==> flow/design.v <==
module APB_MASTER(PCLK,PRESETn,PREADY,ST,WEN,APB_WADRS,APB_RADRS,APB_WDATA,PRDATA,PSEL,PLSVERR,PENABLE,PWRITE,PADDR,PWDATA,APB_RDATA_OUT);
input ST,WEN;
input [8:0] APB_WADRS,APB_RADRS;
input [7:0] APB_WDATA;
output [7:0] APB_RDATA_OUT;
input PCLK,PRESETn,PREADY;
input [7:0] PRDATA;
output reg PSEL,PLSVERR;
output reg PENABLE,PWRITE;
output reg [8:0] PADDR;
output reg [7:0] PWDATA;
reg [1:0] PS,NS;
localparam  IDLE=2'b00,
            SETUP=2'b01,
            ACCESS=2'b10;
reg setup_error;
reg invalid_setup_error;
reg [7:0] rdata;
assign APB_RDATA_OUT = rdata;
always @(posedge PCLK)
begin
    if(!PRESETn)
        PS<=IDLE;
    else
        PS<=NS;
end
always @(*)
begin
    case(PS)
        IDLE:
        begin
            if(ST)
            begin
                NS=SETUP;
            end
            else
            begin
                NS=IDLE;
            end
        end
        SETUP:
        begin
            NS=ACCESS;
        end
        ACCESS:
        begin
            if(!PREADY)
                NS=ACCESS;
            else
            begin
                if(ST)
                    NS=SETUP;
                else
                    NS=IDLE;
            end
        end
        default:NS=IDLE;
    endcase
end
always @(posedge PCLK)
begin
    if(!PRESETn)
    begin
        PSEL     <= 0;
        PENABLE  <= 0;
        PWRITE   <= 0;
        PADDR    <= 0;
        PWDATA   <= 0;
    end
    else
    case(NS)
        IDLE:
        begin
            PSEL     <= 0;
            PENABLE  <= 0;
            PWRITE   <= 0;
            PADDR    <= 0;
            PWDATA   <= 0;
        end
        SETUP:
        begin
            PSEL    <= 1;
            PENABLE <= 0;
            PWRITE  <= WEN;
            PADDR   <= WEN ? APB_WADRS : APB_RADRS;
            PWDATA  <= APB_WDATA;
        end
        ACCESS:
        begin
            PSEL    <= 1;
            PENABLE <= 1;
        end
        default:
        begin
            PSEL     <= 0;
            PENABLE  <= 0;
            PWRITE   <= 0;
            PADDR    <= 0;
            PWDATA   <= 0;
        end
    endcase
end
always @(posedge PCLK)
begin
    if(!PRESETn)
        rdata <= 0;
    else if (PS == ACCESS && !PWRITE && PREADY)
        rdata <= PRDATA;
end
always @(*)
begin
    if (PADDR > 9'h03F)
        setup_error = 1'b1;
    else
        setup_error = 1'b0;
    invalid_setup_error = setup_error;
end
always @(posedge PCLK)
begin
    if(!PRESETn)
        PLSVERR <= 0;
    else
        PLSVERR <= invalid_setup_error;
end
endmodule
module APB_SLAVE(
 input PCLK,PRESETn,
 input PSEL,PENABLE,PWRITE,
 input [7:0]PADDR,PWDATA,
 output [7:0]PRDATA,
 output reg PREADY );
reg [7:0] mem [0:63];
assign PRDATA = (PADDR < 8'd64) ? mem[PADDR[5:0]] : 8'h00;
always @(*)
begin
 if(!PRESETn)
      PREADY = 0;
 else if(PSEL && PENABLE)
      PREADY = 1;
 else
      PREADY = 0;
end
always @(posedge PCLK)
begin
 if(PREADY && PWRITE && (PADDR < 8'd64))
      mem[PADDR[5:0]] <= PWDATA;
end
endmodule
module APB_TOP(
    input PCLK, PRESETn,
    input ST, WEN,
    input [8:0] APB_WADRS, APB_RADRS,
    input [7:0] APB_WDATA,
    output [7:0] APB_RDATA_OUT,
    output PSLVERR
);
    wire PSEL, PENABLE, PWRITE, PREADY;
    wire [8:0] PADDR;
    wire [7:0] PWDATA, PRDATA;
    APB_MASTER MASTER_INST (
        .PCLK(PCLK),
        .PRESETn(PRESETn),
        .PREADY(PREADY),
        .ST(ST),
        .WEN(WEN),
        .APB_WADRS(APB_WADRS),
        .APB_RADRS(APB_RADRS),
        .APB_WDATA(APB_WDATA),
        .PRDATA(PRDATA),
        .PSEL(PSEL),
        .PLSVERR(PSLVERR),
        .PENABLE(PENABLE),
        .PWRITE(PWRITE),
        .PADDR(PADDR),
        .PWDATA(PWDATA),
        .APB_RDATA_OUT(APB_RDATA_OUT)
    );
    APB_SLAVE SLAVE_INST (
        .PCLK(PCLK),
        .PRESETn(PRESETn),
        .PSEL(PSEL),
        .PENABLE(PENABLE),
        .PWRITE(PWRITE),
        .PADDR(PADDR[7:0]),  
        .PWDATA(PWDATA),
        .PRDATA(PRDATA),
        .PREADY(PREADY)
    );
endmodule
# ---- Tool chain data of APB_TOP
# Tool output for the design above before and after an edit, in the order of the flow.
# Lines under "before" count in the file above, lines under "after" in the edited file.
# "change" is "after" less "before", of the values as shown; "rel_change_pct" is that difference over "before", in percent.
# Not given: -
dict set report inputs {
  design {APB_TOP}
  clock {PCLK}
  library {sky130hd}
  lib_corner {tt_025C_1v80}
}

# ---- Edit of the RTL
# Unified diff, file above to edited file.
# A script made this edit. It changes what the design does and was not meant as an optimisation.
# begin of diff
@@ -150,9 +150,11 @@
     input PCLK, PRESETn,
     input ST, WEN,
-    input [8:0] APB_WADRS, APB_RADRS,
+    input [8:0] APB_WADRS_in, APB_RADRS,
     input [7:0] APB_WDATA,
     output [7:0] APB_RDATA_OUT,
     output PSLVERR
 );
+    reg [8:0] APB_WADRS;
+    always @(posedge PCLK) APB_WADRS <= APB_WADRS_in;
     wire PSEL, PENABLE, PWRITE, PREADY;
     wire [8:0] PADDR;
# end of diff

# ---- Elaborated design
# Yosys after proc, flatten, opt, wreduce and memory -nomap, before mapping. Print and check cells are not counted. Equal cells are merged and count once.
# Yosys's memory passes give these memory sizes; they may raise the number of words (mostly to a power of two), join words into wider ones and drop unused or constant bits.
# item before after change rel_change_pct
set bits {}
lappend bits {ff_bits 31 40 9 29.03}
lappend bits {ram_bits 512 512 0 0.00}
lappend bits {word_cells 41 42 1 2.44}
lappend bits {clocked_rd_ports_x_width 8 8 0 0.00}
lappend bits {mem_count 1 1 0 0.00}
lappend bits {output_inout_bits 9 9 0 0.00}
lappend bits {inputBits 30 30 0 0.00}
# item before after
set memory_table {}
lappend memory_table {memory_list {SLAVE_INST.mem 64x8 r1 w1} {SLAVE_INST.mem 64x8 r1 w1}}
# item before after change rel_change_pct
set classes {}
lappend classes {mux 18 18 0 0.00}
lappend classes {cmp 2 2 0 0.00}
lappend classes {reduce_logical 8 8 0 0.00}
lappend classes {n_eq 4 4 0 0.00}
# Unchanged operator kinds not shown: 17.

# ---- Logic depth
# Depth = most cells in a row (Yosys ltp): at word level without a register or memory, in the mapped netlist without a sequential cell, where the memories' decode and read muxes count.
# item before after change rel_change_pct
set logic_depth {}
lappend logic_depth {depth_word 9 9 0 0.00}
lappend logic_depth {abc_area 0 0 - -}
lappend logic_depth {depth_mapped 10 11 1 10.00}
lappend logic_depth {mapped_depth_nobuf 8 8 0 0.00}

# ---- Mapped cells and area
# The flow's flattened synthesis, as Yosys stat reports it; memories are mapped. The netlist is that of the ABC_AREA named above (0 if unset); the other value can give another one.
# item before after change rel_change_pct
set synth_totals {}
lappend synth_totals {cells 1085 1094 9 0.83}
lappend synth_totals {n_buf 61 59 -2 -3.28}
lappend synth_totals {ff_cells 550 559 9 1.64}
lappend synth_totals {seq_area_um2 16135.5 16315.6 180.1 1.12}
lappend synth_totals {mapped_area_um2 21252.9 21480.6 227.7 1.07}
# cell_type before after change rel_change_pct
set by_type {}
lappend by_type {sky130_fd_sc_hd__dfxtp_1 38 47 9 23.68}
lappend by_type {sky130_fd_sc_hd__mux4_2 88 81 -7 -7.95}
lappend by_type {sky130_fd_sc_hd__mux4_1 0 7 7 -}
lappend by_type {sky130_fd_sc_hd__buf_2 15 20 5 33.33}
lappend by_type {sky130_fd_sc_hd__clkbuf_1 21 17 -4 -19.05}
lappend by_type {sky130_fd_sc_hd__nor2b_1 20 16 -4 -20.00}
lappend by_type {sky130_fd_sc_hd__a22oi_1 16 20 4 25.00}
lappend by_type {sky130_fd_sc_hd__mux2_2 4 8 4 100.00}
lappend by_type {sky130_fd_sc_hd__a2111oi_0 12 9 -3 -25.00}
lappend by_type {sky130_fd_sc_hd__buf_1 7 4 -3 -42.86}
lappend by_type {sky130_fd_sc_hd__mux2i_1 117 115 -2 -1.71}
lappend by_type {sky130_fd_sc_hd__a22o_1 25 23 -2 -8.00}
lappend by_type {sky130_fd_sc_hd__a221oi_1 16 14 -2 -12.50}
lappend by_type {sky130_fd_sc_hd__a21oi_1 10 12 2 20.00}
lappend by_type {sky130_fd_sc_hd__a211oi_1 8 6 -2 -25.00}
lappend by_type {sky130_fd_sc_hd__buf_12 0 2 2 -}
lappend by_type {sky130_fd_sc_hd__nor2_1 74 75 1 1.35}
lappend by_type {sky130_fd_sc_hd__o21ai_0 11 12 1 9.09}
# Unchanged cell types not shown: 15.
# Not every row of either side is listed.
# The figures by module come from a second, unflattened synthesis with its own total; it is not the netlist above.
# item before after change rel_change_pct
set unflattened {}
lappend unflattened {cells_unflattened 1339 1348 9 0.67}
lappend unflattened {area_unflattened_um2 21561.9 21742.1 180.2 0.84}
# Each row is one instance without its submodules.
# module n_cells area_um2 mod_seq_area_um2 n_inst
set modules_before {}
lappend modules_before {APB_SLAVE 1211 20238.2 15374.7 1}
lappend modules_before {APB_MASTER 128 1323.8 640.6 1}
lappend modules_before {APB_TOP 0 0.0 0.0 1}
# module n_cells area_um2 mod_seq_area_um2 n_inst
set modules_after {}
lappend modules_after {APB_SLAVE 1211 20238.2 15374.7 1}
lappend modules_after {APB_MASTER 128 1323.8 640.6 1}
lappend modules_after {APB_TOP 9 180.2 180.2 1}

# ---- Path before layout
# Path of least setup slack by OpenSTA after synthesis, without wires, with an ideal clock, recovery checks aside; 20% of the period is set as input and as output delay. Where synthesis merged equal registers, the netlist keeps one of their names.
# item before after change rel_change_pct
set synth_path {}
lappend synth_path {path_kind input-to-reg input-to-reg - -}
lappend synth_path {startpoint {in PRESETn} {in PRESETn} - -}
lappend synth_path {endpoint {reg MASTER_INST.PADDR[4]} {reg MASTER_INST.PADDR[4]} - -}
lappend synth_path {stages 10 10 0 0.00}
lappend synth_path {arrival_ns 2.202 2.189 -0.013 -0.59}
lappend synth_path {t_required_ns 2.615 2.615 0.000 0.00}
lappend synth_path {t_first_pin_ns 0.540 0.540 0.000 0.00}
lappend synth_path {clock_period_ns 2.7 2.7 0.0 0.00}
lappend synth_path {path_delay_ns 1.747 1.734 -0.013 -0.74}
lappend synth_path {n_path_buf 3 3 0 0.00}
lappend synth_path {path_slack_ns 0.413 0.426 0.013 -}
lappend synth_path {synth_period_reached_ns 2.287 2.274 -0.013 -0.57}
# "path_delay_ns" is the arrival time less input delay plus setup time.
# "stages" counts driving pins, that of a launching flip-flop among them; a cell with two outputs on the path counts twice.
# "synth_period_reached_ns" is the clock period less the worst setup slack; recovery checks do not enter. This is arithmetic on one report: input and output delays are still those of the set period (20% each).
# The rows between start and end are the longest chain of elaborated cells between them; the timing report does not say that the signal goes this way. Where chains are equally long, one stands for them.
# Each line given opens the expression or statement behind the cell; cells for indexed reads and writes are added by Yosys, which also makes memories of some case tables.
# At most two assigning lines are given for a register; there are more.
dict set report synth_via_before {
  path_cell_list {sky130_fd_sc_hd__clkbuf_1 > sky130_fd_sc_hd__and3_1 > sky130_fd_sc_hd__and2_1 > sky130_fd_sc_hd__o21ai_0 > sky130_fd_sc_hd__ha_1 > sky130_fd_sc_hd__and2_1 > sky130_fd_sc_hd__clkbuf_1 > sky130_fd_sc_hd__clkbuf_1 > sky130_fd_sc_hd__nand2_1 > sky130_fd_sc_hd__o21ai_0}
  elab_chain_cells 5
  cone_cells 6
  classes_between {eq/ne: 2; mux: 4}
}
# item line
set synth_rtl_before {}
lappend synth_rtl_before {{start: declaration} 150} ;# input PCLK, PRESETn,
lappend synth_rtl_before {{1-bit 2-to-1 mux} 136} ;# if(!PRESETn)
lappend synth_rtl_before {{2-bit 2-to-1 mux} 47} ;# if(!PREADY)
lappend synth_rtl_before {{2-bit parallel mux with 3-bit select} 29} ;# case(PS)
lappend synth_rtl_before {{2-bit == test} 71} ;# case(NS)
lappend synth_rtl_before {{9-bit parallel mux with 2-bit select} 71}
lappend synth_rtl_before {{end: assignment} 67} ;# PADDR    <= 0;
lappend synth_rtl_before {{end: assignment} 85} ;# PADDR   <= WEN ? APB_WADRS : APB_RADRS;
lappend synth_rtl_before {{end: declaration} 10} ;# output reg [8:0] PADDR;
dict set report synth_via_after {
  path_cell_list {sky130_fd_sc_hd__clkbuf_1 > sky130_fd_sc_hd__and3_1 > sky130_fd_sc_hd__and2_1 > sky130_fd_sc_hd__o21ai_0 > sky130_fd_sc_hd__ha_1 > sky130_fd_sc_hd__and2_1 > sky130_fd_sc_hd__clkbuf_1 > sky130_fd_sc_hd__clkbuf_1 > sky130_fd_sc_hd__nand2_1 > sky130_fd_sc_hd__o21ai_0}
  elab_chain_cells 5
  cone_cells 6
  classes_between {eq/ne: 2; mux: 4}
}
# item line
set synth_rtl_after {}
lappend synth_rtl_after {{start: declaration} 150} ;# input PCLK, PRESETn,
lappend synth_rtl_after {{1-bit 2-to-1 mux} 136} ;# if(!PRESETn)
lappend synth_rtl_after {{2-bit 2-to-1 mux} 47} ;# if(!PREADY)
lappend synth_rtl_after {{2-bit parallel mux with 3-bit select} 29} ;# case(PS)
lappend synth_rtl_after {{2-bit == test} 71} ;# case(NS)
lappend synth_rtl_after {{9-bit parallel mux with 2-bit select} 71}
lappend synth_rtl_after {{end: assignment} 67} ;# PADDR    <= 0;
lappend synth_rtl_after {{end: assignment} 85} ;# PADDR   <= WEN ? APB_WADRS : APB_RADRS;
lappend synth_rtl_after {{end: declaration} 10} ;# output reg [8:0] PADDR;

# ---- Path in the finished layout
# Path of least setup slack in the final report of the runs of pair A (OpenROAD, finished layout, wires in). Where an end is a register, its clock arrival counts in the times.
# item before after change rel_change_pct
set layout_path {}
lappend layout_path {path_kind reg-to-reg reg-to-reg - -}
lappend layout_path {startpoint {reg (name not given)} {reg (name not given)} - -}
lappend layout_path {endpoint {reg MASTER_INST.rdata[5]} {reg MASTER_INST.rdata[2]} - -}
lappend layout_path {path_slack_ns -0.01 0.06 0.07 -}
lappend layout_path {arrival_ns 2.99 2.91 -0.08 -2.68}
lappend layout_path {t_first_pin_ns 0.59 0.60 0.01 1.69}
lappend layout_path {t_required_ns 2.97 2.97 0.00 0.00}
lappend layout_path {clock_period_ns 2.47 2.47 0.00 0.00}
lappend layout_path {n_path_buf 3 2 -1 -33.33}
lappend layout_path {stages 9 8 -1 -11.11}
dict set report layout_via_before {
  path_cell_list {sky130_fd_sc_hd__dfxtp_4 > sky130_fd_sc_hd__buf_12 > sky130_fd_sc_hd__buf_12 > sky130_fd_sc_hd__mux4_2 > sky130_fd_sc_hd__mux4_2 > sky130_fd_sc_hd__nor2b_2 > sky130_fd_sc_hd__a2111oi_2 > sky130_fd_sc_hd__buf_4 > sky130_fd_sc_hd__a211o_1}
}
# item line
set layout_rtl_before {}
lappend layout_rtl_before {{end: assignment} 106} ;# rdata <= 0;
lappend layout_rtl_before {{end: assignment} 108} ;# rdata <= PRDATA;
lappend layout_rtl_before {{end: declaration} 18} ;# reg [7:0] rdata;
# before: Chain of elaborated cells between the ends: none given.
dict set report layout_via_after {
  path_cell_list {sky130_fd_sc_hd__dfxtp_4 > sky130_fd_sc_hd__buf_12 > sky130_fd_sc_hd__buf_16 > sky130_fd_sc_hd__mux4_2 > sky130_fd_sc_hd__mux4_2 > sky130_fd_sc_hd__nor2_4 > sky130_fd_sc_hd__nor3_2 > sky130_fd_sc_hd__a211o_1}
}
# item line
set layout_rtl_after {}
lappend layout_rtl_after {{end: assignment} 106} ;# rdata <= 0;
lappend layout_rtl_after {{end: assignment} 108} ;# rdata <= PRDATA;
lappend layout_rtl_after {{end: declaration} 18} ;# reg [7:0] rdata;
# after: Chain of elaborated cells between the ends: none given.

# ---- Layout results
# Both versions went through the flow (Yosys, OpenROAD) with the same settings in each pair. Constraints: input delay and output delay 20% of the set period each, output load 0.01 pF.
dict set report flow_settings_pair_A {
  CORE_UTILIZATION 40
  SETUP_SLACK_MARGIN 1.0
  period_ns 2.47
  CAP_MARGIN 20
  CORE_MARGIN 2
  SLEW_MARGIN 20
}
# item before after change rel_change_pct
set results_pair_A {}
lappend results_pair_A {util_frac 0.508 0.513 0.005 -}
lappend results_pair_A {cell_area_final_um2 26700.6 27122.3 421.7 1.58}
lappend results_pair_A {yosys_chip_area_um2 21252.9 21480.6 227.7 1.07}
lappend results_pair_A {total_power_uw 19171 19656 485 2.53}
lappend results_pair_A {worstSetupSlack_ns -0.013 0.056 0.069 -}
lappend results_pair_A {clock_period_reached_ns 2.483 2.414 -0.069 -2.78}
lappend results_pair_A {setup_tns_ns -0.034 0.000 0.034 -}
lappend results_pair_A {final_die_area_um2 54992.6 55571.0 578.4 1.05}
lappend results_pair_A {timing.hold.ws_ns 0.332 0.332 0.000 -}
dict set report flow_settings_pair_B {
  CELL_PAD_IN_SITES_DETAIL_PLACEMENT 0
  CELL_PAD_IN_SITES_GLOBAL_PLACEMENT 2
  CORE_ASPECT_RATIO 0.56
  CORE_UTILIZATION 67
  CTS_CLUSTER_SIZE 33
  GPL_ROUTABILITY_DRIVEN 0
  GPL_TIMING_DRIVEN 1
  MAX_ROUTING_LAYER {met4}
  SETUP_SLACK_MARGIN -0.04
  TNS_END_PERCENT 100
  period_ns 2.65
  CAP_MARGIN 20
  CORE_MARGIN 2
  SLEW_MARGIN 20
}
# item before after change rel_change_pct
set results_pair_B {}
lappend results_pair_B {util_frac 0.785 0.794 0.009 -}
lappend results_pair_B {cell_area_final_um2 24314.6 24752.5 437.9 1.80}
lappend results_pair_B {yosys_chip_area_um2 21252.9 21480.6 227.7 1.07}
lappend results_pair_B {total_power_uw 16193 16861 668 4.13}
lappend results_pair_B {worstSetupSlack_ns 0.038 0.095 0.057 -}
lappend results_pair_B {clock_period_reached_ns 2.612 2.555 -0.057 -2.18}
lappend results_pair_B {setup_tns_ns 0.000 0.000 0.000 -}
lappend results_pair_B {final_die_area_um2 33221.8 33568.8 347.0 1.04}
lappend results_pair_B {timing.hold.ws_ns 0.466 0.406 -0.060 -}
# By "clock_period_reached_ns" is meant the clock period of the run minus its worst setup slack. This is arithmetic on one report: input and output delays are still those of the set period (20% each).
# By "total_power_uw" is meant OpenSTA's value without simulated activity: inputs other than the clock are taken to toggle once in ten clock periods, and the tool carries that through the logic.
